==> flow/design.v <==
`timescale 1ns / 1ps
module mul_ctrl
#(  parameter 					r = 10163,
	parameter					G_DAT_DEP = 159,
	parameter                   G_ADDR_W = 8,
    parameter                   G_DAT_W = 64,
    parameter                   H_ADDR_W = 7,
    parameter                   H_DAT_W = 14,
    parameter					H_DAT_DEP = 71)
(
	input						clk,
	input 						rst_b,
	input 						start,
	output reg 					done,
	output reg [G_ADDR_W-1:0]	g_addra,
	output reg 					g_wea,
	output reg [G_DAT_W-1:0]	g_douta,
	input      [G_DAT_W-1:0]	g_dina, 
	output reg [G_ADDR_W-1:0]	g_addrb,
	output reg 					g_web,
	output reg [G_DAT_W-1:0]	g_doutb,
	input      [G_DAT_W-1:0]	g_dinb,
	output reg [H_ADDR_W-1:0]	h_addra,
	output reg 					h_wea,
	output reg [H_DAT_W-1:0]	h_douta,
	input      [H_DAT_W-1:0]	h_dina, 
	output reg [G_ADDR_W-1:0]	f_addra,
	output reg 					f_wea,
	output reg [G_DAT_W-1:0]	f_douta,
	input      [G_DAT_W-1:0]	f_dina
    );
wire [H_DAT_W-1:0] h_dina_inv;
wire [5:0] offset, offset2;
wire [G_DAT_W-7:0] base;
reg [3:0] cnt;
reg h_flag;
reg [5:0] offset_reg,offset_reg2;
reg [2*G_DAT_W-1:0] rotate;
reg g_rd_done;
reg ld_done;
reg rot_done;
reg [1:0] f_wr_done;
parameter 		INIT = 3'd0,  
				READ_H = 3'd1,  
				READ_G = 3'd2,  
				LOAD = 3'd3,  
				ROTATE = 3'd4,
				ADD = 3'd5,
				WRITE_F = 3'd6;
reg    [2:0]   state, next_state;
always @ (posedge clk)
	  if (!rst_b)            
			state <= INIT;        
	  else                  
			state <= next_state; 
always @(*) begin
    case (state)
        INIT: 
            if (start)
                next_state = READ_H;
            else
                next_state = INIT;  
        READ_H:
        	if (cnt == 2)
                next_state = READ_G;  
            else 
            	next_state = READ_H;          
        READ_G:
        	if (g_rd_done)
        		next_state = LOAD;
        	else 
        		next_state = READ_G;	
        LOAD:	
        	if (ld_done)
        		next_state = ROTATE;
        	else 
        		next_state = LOAD;
        ROTATE:
        	if (rot_done)
        		next_state = ADD;
        	else 
        		next_state = ROTATE;
        ADD:
        	next_state = WRITE_F;
        WRITE_F:
        	if (done)
        		next_state = INIT;
        	else if (h_flag)
        		next_state = READ_H;	
        	else 
        		next_state = ROTATE;
        default:
            next_state = INIT;        
    endcase
end
always @(posedge clk) begin
	case (state)
		INIT: begin
			done <= 0;
			g_rd_done <= 0;
			ld_done <= 0;
			rot_done <= 0;
			f_wr_done <= 0;
			h_flag <= 0;
			cnt <= 0;
			offset_reg <= 0;
			offset_reg2 <= 0;
			rotate <= {2*G_DAT_W{1'b0}};
			g_addra <= 0;
			g_wea <= 0;
			g_douta <= {G_DAT_W{1'b0}};
			g_addrb <= 0;
			g_web <= 0;
			g_doutb <= {G_DAT_W{1'b0}};	
			h_addra <= 0;
			h_wea <= 0;
			h_douta <= {H_DAT_W{1'b0}};
			f_addra <= 0;
			f_wea <= 0;
			f_douta <= {G_DAT_W{1'b0}};
		end
		READ_H: begin
			done <= 0;
			g_rd_done <= 0;
			ld_done <= 0;
			rot_done <= 0;
			f_wr_done <= 0;
			h_flag <= 0;
			if (cnt != 2)
				cnt <= cnt + 1;
			else 
				cnt <= 0;	
			offset_reg <= offset_reg;
			offset_reg2 <= offset_reg2;
			rotate <= {2*G_DAT_W{1'b0}};
			g_addra <= 0;
			g_wea <= 0;
			g_douta <= {G_DAT_W{1'b0}};
			g_addrb <= 0;
			g_web <= 0;
			g_doutb <= {G_DAT_W{1'b0}};	
			h_addra <= h_addra;
			h_wea <= 0;
			h_douta <= {H_DAT_W{1'b0}};
			f_addra <= 0;
			f_wea <= 0;
			f_douta <= {G_DAT_W{1'b0}};			
		end
		READ_G: begin
			done <= 0;
			rot_done <= 0;
			f_wr_done <= 0;
			h_flag <= 0;
			if (!g_rd_done)
				cnt <= cnt + 1'd1;
			else 
				cnt <= 0;	
			offset_reg <= offset;
			offset_reg2 <= offset;
			rotate <= {2*G_DAT_W{1'b0}};
			if (base == G_DAT_DEP - 2 && cnt == 0 && offset_reg > 50) begin  
				g_addra <= base;
				g_addrb <= base + 1'd1;
				g_rd_done <= 0;
				ld_done <= 0;
			end
			else if (base == G_DAT_DEP - 2 && cnt == 1 && offset_reg > 50) begin  
				g_addra <= base + 1'd1;
				g_addrb <= 0;
				g_rd_done <= 1;
				ld_done <= 0;
			end
			else  if (cnt == 0) begin
				g_addra <= base;
				g_addrb <= base == G_DAT_DEP - 1 ? 0 : base + 1'd1;
				g_rd_done <= 0;
				ld_done <= 0;
			end
			else begin
				g_addra <= base;
				g_addrb <= base == G_DAT_DEP - 1 ? 0 : base + 1'd1;
				g_rd_done <= 1;
				ld_done <= 0;
			end
			g_wea <= 0;
			g_douta <= {G_DAT_W{1'b0}};
			g_web <= 0;
			g_doutb <= {G_DAT_W{1'b0}};	
			h_addra <= h_addra;
			h_wea <= 0;
			h_douta <= {H_DAT_W{1'b0}};
			f_addra <= 0;
			f_wea <= 0;
			f_douta <= {G_DAT_W{1'b0}};			
		end
		LOAD: begin
			done <= 0;
			g_rd_done <= 0;
			rot_done <= 0;
			f_wr_done <= 0;
			h_flag <= 0;
			if (ld_done)
				offset_reg <= g_addra == 0 ? offset2 : offset;
			else 
				offset_reg <= offset_reg;	
			offset_reg2 <= offset_reg2;
			if (ld_done)
				cnt <= 0;
			else 
				cnt <= cnt + 1'b1;	
			if (base == G_DAT_DEP - 2 && cnt == 0 && offset_reg > 50) begin
				rotate <= {g_dina,g_dinb[G_DAT_W-1:G_DAT_W-51],13'd0};
				ld_done <= 1;
			end
			else if (base == G_DAT_DEP - 2 && cnt == 1 && offset_reg > 50) begin
				rotate <= {rotate[2*G_DAT_W-1:2*G_DAT_W-115],g_dinb[G_DAT_W-1:G_DAT_W-13]};
				ld_done <= 0;	
			end	
			else if (base == G_DAT_DEP - 1) begin
				rotate <= {g_dina[G_DAT_W-1:G_DAT_W-51],g_dinb,13'b0};
				ld_done <= 1;
			end
			else begin
				rotate <= {g_dina,g_dinb};
				ld_done <= 1;
			end
			if (cnt == 0) begin
				h_addra <= h_addra;	
				g_addra <= g_addra != G_DAT_DEP - 1 ? g_addra + 1'd1 : 0;
				g_addrb <= g_addrb != G_DAT_DEP - 1 ? g_addrb + 1'd1 : 0;
			end
			else begin
				h_addra <= h_addra;
				g_addra <= g_addra;
				g_addrb <= g_addrb;
			end
			g_wea <= 0;
			g_douta <= {G_DAT_W{1'b0}};
			g_web <= 0;
			g_doutb <= {G_DAT_W{1'b0}};	
			h_wea <= 0;
			h_douta <= {H_DAT_W{1'b0}};
			f_addra <= 0;
			f_wea <= 0;
			f_douta <= {G_DAT_W{1'b0}};
		end
		ROTATE: begin
			done <= 0;
			g_rd_done <= 0;
			ld_done <= 0;
			f_wr_done <= 0;
			h_flag <= h_flag;
			if (cnt == 5)
				cnt <= 0;
			else	
				cnt <= cnt + 1;
			if (cnt == 4)
				rot_done <= 1;
			else 
				rot_done <= 0;	
			if (cnt == 0 && offset_reg2[0])
				rotate <= {rotate[2*G_DAT_W-2:0],1'b0};
			else if (cnt == 1 && offset_reg2[1])
				rotate <= {rotate[2*G_DAT_W-3:0],2'b0};
			else if (cnt == 2 && offset_reg2[2])
				rotate <= {rotate[2*G_DAT_W-5:0],4'b0};
			else if (cnt == 3 && offset_reg2[3])
				rotate <= {rotate[2*G_DAT_W-9:0],8'b0};
			else if (cnt == 4 && offset_reg2[4])
				rotate <= {rotate[2*G_DAT_W-17:0],16'b0};
			else if (cnt == 5 && offset_reg2[5])
				rotate <= {rotate[2*G_DAT_W-33:0],32'b0};
			else 
				rotate <= rotate;	
			g_wea <= 0;
			g_douta <= {G_DAT_W{1'b0}};			
			g_web <= 0;
			g_doutb <= {G_DAT_W{1'b0}};	
			if (cnt == 2 && h_flag) begin  
				h_addra <= h_addra;
				g_addra <= base;
				g_addrb <= base + 1'd1 == G_DAT_DEP ? 0 : base + 1'd1;
				offset_reg <= offset; 
				offset_reg2 <= offset_reg2;
			end
			else if (cnt == 3 && base == G_DAT_DEP - 2 && offset_reg > 50 && h_flag) begin  
				h_addra <= h_addra;
				g_addra <= base + 1'b1;
				g_addrb <= 0;
				offset_reg <= offset_reg;
				offset_reg2 <= offset_reg2;
			end
			else if (cnt == 3 && g_addra == G_DAT_DEP - 2 && offset_reg > 50) begin  
				h_addra <= h_addra;
				g_addra <= G_DAT_DEP - 1;
				g_addrb <= 0;
				offset_reg <= offset_reg;
				offset_reg2 <= offset_reg2;
			end
			else begin
				h_addra <= h_addra;
				g_addra <= g_addra;
				g_addrb <= g_addrb;
				offset_reg <= offset_reg;
				offset_reg2 <= offset_reg2;
			end
			h_wea <= 0;
			h_douta <= {H_DAT_W{1'b0}};
			f_addra <= f_addra;
			f_wea <= 0;
			f_douta <= {G_DAT_W{1'b0}};	
		end
		ADD: begin
			if (h_addra == H_DAT_DEP-1'b1 && f_addra == G_DAT_DEP-1'b1) 
				done <= 1;
			else
				done <= 0;	
			g_rd_done <= 0;
			ld_done <= 0;
			rot_done <= 0;
			f_wr_done <= 0;	
			offset_reg <= offset_reg;
			offset_reg2 <= offset_reg2;
			cnt <= 0;
			if (g_addra == G_DAT_DEP-1 && offset_reg > 50)  
				rotate <= {g_dina,g_dinb[G_DAT_W-1:G_DAT_W-51],13'd0};
			else if (g_addra == G_DAT_DEP-1 && (offset_reg < 50 || offset_reg == 50))
				rotate <= {g_dina[G_DAT_W-1:G_DAT_W-51],g_dinb,13'd0};
			else 	
				rotate <= {g_dina,g_dinb};	
			g_addra <= g_addra;
			g_wea <= 0;
			g_douta <= {G_DAT_W{1'b0}};
			g_addrb <= g_addrb;
			g_web <= 0;
			g_doutb <= {G_DAT_W{1'b0}};	
			h_wea <= 0;
			h_douta <= {H_DAT_W{1'b0}};
			if (f_addra == G_DAT_DEP-1) begin
				h_addra <= h_addra + 1;
				h_flag <= 1;  
			end				
			else begin
				h_addra <= h_addra;	
				h_flag <= 0;
			end
			f_addra <= f_addra;
			f_wea <= 1;
			f_douta <= f_addra != G_DAT_DEP-1 ? f_dina ^ rotate[2*G_DAT_W-1:2*G_DAT_W-G_DAT_W] : {f_dina[G_DAT_W-1:G_DAT_W-51] ^ rotate[2*G_DAT_W-1:2*G_DAT_W-51],13'b0};
		end
		WRITE_F: begin	
			done <= 0;	
			g_rd_done <= 0;
			ld_done <= 0;
			rot_done <= 0;
			f_wr_done <= 0;
			if (g_addra == G_DAT_DEP-1) begin
				offset_reg <= offset2;	
				offset_reg2 <= offset_reg;			
			end
			else begin
				offset_reg <= offset_reg;
				offset_reg2 <= offset_reg;
			end	
			cnt <= 0;			
			if (g_addra == G_DAT_DEP-1 && offset_reg > 50) 
				rotate <= {rotate[2*G_DAT_W-1:2*G_DAT_W-115],g_dinb[G_DAT_W-1:G_DAT_W-13]};
			else 
				rotate <= rotate;	
			g_addra <= g_addra != G_DAT_DEP - 1 ? g_addra + 1'd1 : 0;
			g_wea <= 0;
			g_douta <= {G_DAT_W{1'b0}};
			g_addrb <= g_addrb != G_DAT_DEP - 1 ? g_addrb + 1'd1 : 0;
			g_web <= 0;
			g_doutb <= {G_DAT_W{1'b0}};	
			h_wea <= 0;
			h_addra <= h_addra;	
			h_douta <= {H_DAT_W{1'b0}};
			h_flag <= h_flag;
			if (f_addra != G_DAT_DEP-1)
				f_addra <= f_addra + 1'b1;
			else 
				f_addra <= 0;	
			f_wea <= 0;
			f_douta <= {G_DAT_W{1'b0}};	
		end
	endcase
end
assign h_dina_inv = h_dina == 0 ? 0 : r - h_dina;
assign base = h_dina_inv[H_DAT_W-1:6];
assign offset = h_dina_inv[5:0];
assign offset2 = offset > 50 ? offset-51 : offset+13; 
endmodule
`timescale 1ns / 1ps
module bike_mul
#(  parameter               G_ADDR_W = 8,
    parameter               G_DAT_W = 64,
    parameter               H_ADDR_W = 7,
    parameter               H_DAT_W = 14
    )
(
    input                   clk,
    input                   rst_b,
    input                   start,
    output reg              done,
    output reg [G_ADDR_W-1:0] g_addra,
    input      [G_DAT_W-1:0]  g_douta,
    output reg [G_ADDR_W-1:0] g_addrb,
    input      [G_DAT_W-1:0]  g_doutb,
    output reg [H_ADDR_W-1:0] h_addra,
    input      [H_DAT_W-1:0]  h_douta,
    output reg                f_wea,
    output reg [G_ADDR_W-1:0] f_addra,
    output reg [G_DAT_W-1:0]  f_dina,
    input      [G_DAT_W-1:0]  f_douta
    );
wire                    mul_done;
wire                    mul_g_wea, mul_g_web;
wire [G_ADDR_W-1:0]     mul_g_addra, mul_g_addrb;
wire [G_DAT_W-1:0]      mul_g_douta, mul_g_doutb;
wire                    mul_h_wea;
wire [H_ADDR_W-1:0]     mul_h_addra;
wire [H_DAT_W-1:0]      mul_h_douta;
wire                    mul_f_wea;
wire [G_ADDR_W-1:0]     mul_f_addra;
wire [G_DAT_W-1:0]      mul_f_douta;
mul_ctrl mul0_ctrl (
    .clk                    (clk),
    .rst_b                  (rst_b),
    .start                  (start),
    .done                   (mul_done),
    .g_addra                (mul_g_addra),
    .g_wea                  (mul_g_wea),
    .g_douta                (mul_g_douta),
    .g_dina                 (g_douta),
    .g_addrb                (mul_g_addrb),
    .g_web                  (mul_g_web),
    .g_doutb                (mul_g_doutb),
    .g_dinb                 (g_doutb),
    .h_addra                (mul_h_addra),
    .h_wea                  (mul_h_wea),
    .h_douta                (mul_h_douta),
    .h_dina                 (h_douta),
    .f_addra                (mul_f_addra),
    .f_wea                  (mul_f_wea),
    .f_douta                (mul_f_douta),
    .f_dina                 (f_douta)
    );
always @(posedge clk) begin
    if (!rst_b) begin
        done    <= 1'b0;
        g_addra <= 0;
        g_addrb <= 0;
        h_addra <= 0;
        f_wea   <= 1'b0;
        f_addra <= 0;
        f_dina  <= 0;
    end
    else begin
        done    <= mul_done;
        g_addra <= mul_g_addra;
        g_addrb <= mul_g_addrb;
        h_addra <= mul_h_addra;
        f_wea   <= mul_f_wea;
        f_addra <= mul_f_addra;
        f_dina  <= mul_f_douta;
    end
end
endmodule
Tool chain data of bike_mul
The steps from the RTL of bike_mul to its reports follow in flow order.
Line numbers count from 1 in the design file above.
Library cell names are shortened.
A cell with - has no value.

inputs
  top module = bike_mul
  clock = clk
  library = sky130hd
  corner = tt_025C_1v80

After elaboration
Counts by Yosys on the flattened word-level netlist (proc, flatten, opt, wreduce; memories kept). Register bits leave out memories and registers merged into their read ports (data or address). Print and check cells are left out.

storage and ports
  bits in registers = 345
  input bits = 209
  output and inout port bits = 97
  elaborated cells = 194

operators by class
  $add $sub $neg = 10
  magnitude comparators = 3
  eq/ne operators = 32
  mux-type cells = 72
  bitwise logic cells = 3
  reductions and logical operators = 50

operators with widths
  cell                                                    number
  128-bit two-way mux                                     8
  128-bit case mux with 5-bit select                      1
  77-bit two-way mux                                      3
  8-bit two-way mux                                       17
  64-bit case mux with 2-bit select                       1
  8-bit case mux with 5-bit select                        2
  64-bit bitwise XOR                                      1
  64-bit two-way mux                                      1
  51-bit bitwise XOR                                      1
  8-bit equality test with constant B                     5
  6-bit case mux with 5-bit select                        1
  6-bit two-way mux                                       5
  6-bit OR reduction                                      4
  8-bit by 1-bit adder with 8-bit output with constant B  3
  8-bit inequality test with constant B                   3
  3-bit case mux with 7-bit select                        1
  5-bit nonzero test                                      4
  4-bit case mux with 5-bit select                        1
  1-bit logical AND                                       19
  6-bit case mux with 3-bit select                        1
  8-bit case mux with 2-bit select                        1
  4-bit two-way mux                                       4
  14-bit subtractor with constant A                       1
  14-bit logical NOT                                      1
  2-bit nonzero test                                      7
  7-bit case mux with 2-bit select                        1
  14-bit two-way mux                                      1
  13-bit two-way mux                                      1

Other operator kinds: 39; their cells: 71.

Depth
Longest topological path by Yosys (ltp), each cell counted once; first at word level (registers and memories cut), then after technology mapping (sequential cells cut; the memories' decode and read muxes count).

logic depth
  word-level depth = 9
  ABC_AREA = 0
  gate-level depth with buffers = 16
  depth with buffers taken out = 12

Mapped cells and area
The flow's flattened synthesis, as Yosys stat reports it; memories are mapped. The netlist is that of the ABC_AREA named above (0 if unset); the other value can give another one.
The area totals of this step are shown rounded.

cells by type
  type       number  area in all (sq um)
  edfxtp_1   245     7.36E+03
  dfxtp_1    104     2.08E+03
  nand2_1    402     1.51E+03
  nand3_1    204     1.02E+03
  a21oi_1    184     920.883
  o21ai_0    163     815.782
  clkbuf_1   209     784.502
  o211ai_1   99      743.213
  xnor2_1    83      726.947
  and2_1     105     656.88
  a222oi_1   61      610.586
  mux2_2     49      551.779
  nor2_1     141     529.258
  o2111ai_1  52      455.437
  mux2i_1    28      280.269
  ha_1       21      262.752
  a221oi_1   22      192.685
  a221o_1    18      180.173

Not listed: further types 54, cells in them 278.

mapped netlist
  standard cells after synthesis = 2468
  mapped area = 21600 sq um
  sequential area = 9440 sq um
  flip-flops = 349
  buffer cells = 250

By module: a second synthesis without flattening, with its own total; a netlist apart from the flattened one above.

second synthesis, totals
  cell total of the unflattened synthesis = 2386
  area total of the unflattened synthesis = 22700 sq um

Rows give one instance, submodules left out.

by module
  module    times used  cells  area (sq um)  sequential area (sq um)
  mul_ctrl  1           2182   20000         7500
  bike_mul  1           204    2620          1940

Worst setup path after synthesis
Source: OpenSTA report_checks on the synthesized netlist (no wires, ideal clock, input and output delay 20% of the period each), path of least setup slack; recovery checks are left aside. Register names are those of the netlist, which keeps one name where synthesis merged equal registers.

timing after synthesis
  path kind = input-to-reg
  start point = in h_douta[2]
  end point = reg mul0_ctrl.rotate[100]
  clock period = 8.0 ns
  setup time = 0.658 ns
  time at the first pin = 1.600 ns
  arrival time = 9.655 ns
  slack = -2.313 ns
  path delay = 8.713 ns
  stages on the path = 11
  synthesis period reached = 10.313 ns

"path delay" = arrival - input delay + setup time.
"stages on the path": output pins that drive a net of the path, with the launching flip-flop's if there is one; two outputs of one cell count as two.
"synthesis period reached" = period - worst setup slack (recovery checks aside). The figure is calculated, with input and output delays left at 20% of the set period.
Between the ends stands the longest chain of elaborated cells between them, by number of cells; it is not shown to be the way that was timed. Of several equally long chains one is given.
A line is the first line of the expression or statement that the cell stems from. Yosys adds cells for indexed reads and writes and turns some case tables into memories.
A register here has more assigning lines than the two given.
Only ways into the end's enable, where the timed path ends, are counted here.

between the ends, after synthesis
  cell sequence = buf_6 > inv_1 > ha_1 > buf_2 > nor4b_1 > nand4_1 > nand3_1 > a21o_2 > nor3_1 > buf_2 > a31oi_1
  length of the longest elaborated chain = 7

ends and longest elaborated chain, after synthesis
  what                                              RTL line  source
  from (decl)                                       411       input      [H_DAT_W-1:0]  h_douta,
  14-bit subtractor                                 389       assign h_dina_inv = h_dina == 0 ? 0 : r - h_dina;
  14-bit two-way mux                                389
  8-bit equality test                               215       else if (base == G_DAT_DEP - 2 && cnt == 1 && offset_reg > 50) begin
  1-bit logical AND (2 in a row)                    215
  3-bit by 2-bit inequality test with 1-bit output  -
  4-bit AND reduction                               -
  to (assign)                                       212       rotate <= {g_dina,g_dinb[G_DAT_W-1:G_DAT_W-51],13'd0};
  to (assign)                                       216       rotate <= {rotate[2*G_DAT_W-1:2*G_DAT_W-115],g_dinb[G_DAT_W-1:G_DAT_W-13]};
  to (decl)                                         38        reg [2*G_DAT_W-1:0] rotate;

Worst path after layout
Path of least setup slack in the final report of flow run A (OpenROAD, finished layout, wires in). Where an end is a register, its clock arrival counts in the times.

timing post-layout
  path kind = input-to-reg
  start point = in h_douta[2]
  end point = reg mul0_ctrl.rotate[43]
  clock period = 6.37 ns
  setup time = 0.26 ns
  time at the first pin = 1.27 ns
  arrival time = 5.28 ns
  slack = 1.40 ns
  stages on the path = 14

Between the ends stands the longest chain of elaborated cells between them, by number of cells; it is not shown to be the way that was timed. Of several equally long chains one is given.
A register here has more assigning lines than the two given.
The path ends at the data pin of a flip-flop with enable; ways to the enable are not counted.

between the ends, post-layout
  cell sequence = clkdlybuf4s50_1 > inv_1 > ha_1 > nor4b_1 > nand4_1 > o21a_1 > inv_1 > ha_1 > nand4_1 > a211o_1 > o21a_2 > buf_4 > a222oi_1 > nand3_1
  length of the longest elaborated chain = 8

ends and longest elaborated chain, post-layout
  what                                RTL line  source
  from (decl)                         411       input      [H_DAT_W-1:0]  h_douta,
  14-bit subtractor                   389       assign h_dina_inv = h_dina == 0 ? 0 : r - h_dina;
  14-bit two-way mux                  389
  8-bit equality test                 215       else if (base == G_DAT_DEP - 2 && cnt == 1 && offset_reg > 50) begin
  1-bit logical AND (2 in a row)      215
  128-bit two-way mux                 215
  128-bit two-way mux                 211       if (base == G_DAT_DEP - 2 && cnt == 0 && offset_reg > 50) begin
  128-bit case mux with 5-bit select  97        case (state)
  to (assign)                         212       rotate <= {g_dina,g_dinb[G_DAT_W-1:G_DAT_W-51],13'd0};
  to (assign)                         216       rotate <= {rotate[2*G_DAT_W-1:2*G_DAT_W-115],g_dinb[G_DAT_W-1:G_DAT_W-13]};
  to (decl)                           38        reg [2*G_DAT_W-1:0] rotate;

bike_mul through Yosys and OpenROAD on sky130hd: 4 stored runs, unordered, with their settings and measured results. The constraints put input and output delay at 20% of the set period each and load the outputs with 0.01 pF.
"clock period reached" means the clock period less the worst setup slack. The figure is calculated, with input and output delays left at 20% of the set period.
"power consumption" rests on the timing tool's default activity at the inputs, not on a simulated workload.
Measured values are rounded.
Among the settings, -- means not set for that run.

item                                      flow run A  flow run B  flow run C  flow run D
CORE_UTILIZATION                          40          40          40          40
PLACE_DENSITY                             0.6         0.6         --          0.6
period_ns                                 6.37        9.96        7.8         6.55
CAP_MARGIN                                20          20          20          20
CORE_MARGIN                               2           2           5           2
SLEW_MARGIN                               20          20          20          20
CTS_CLUSTER_DIAMETER                      --          --          208         --
CTS_CLUSTER_SIZE                          --          --          14          --
TNS_END_PERCENT                           --          --          50          35
post-synthesis cell area (sq um)          21600       21600       21600       21600
die area (sq um)                          55900       55900       58800       55900
standard-cell area after routing (sq um)  26200       26300       25700       26300
utilization of the finished layout (%)    49.0        49.0        47.9        49.0
smallest setup slack (ns)                 1.40        3.33        1.80        1.73
worst-case hold slack (ns)                0.442       0.445       0.445       0.437
power consumption (uW)                    6460        4200        4720        6300
clock period reached (ns)                 4.968       6.628       6.003       4.823
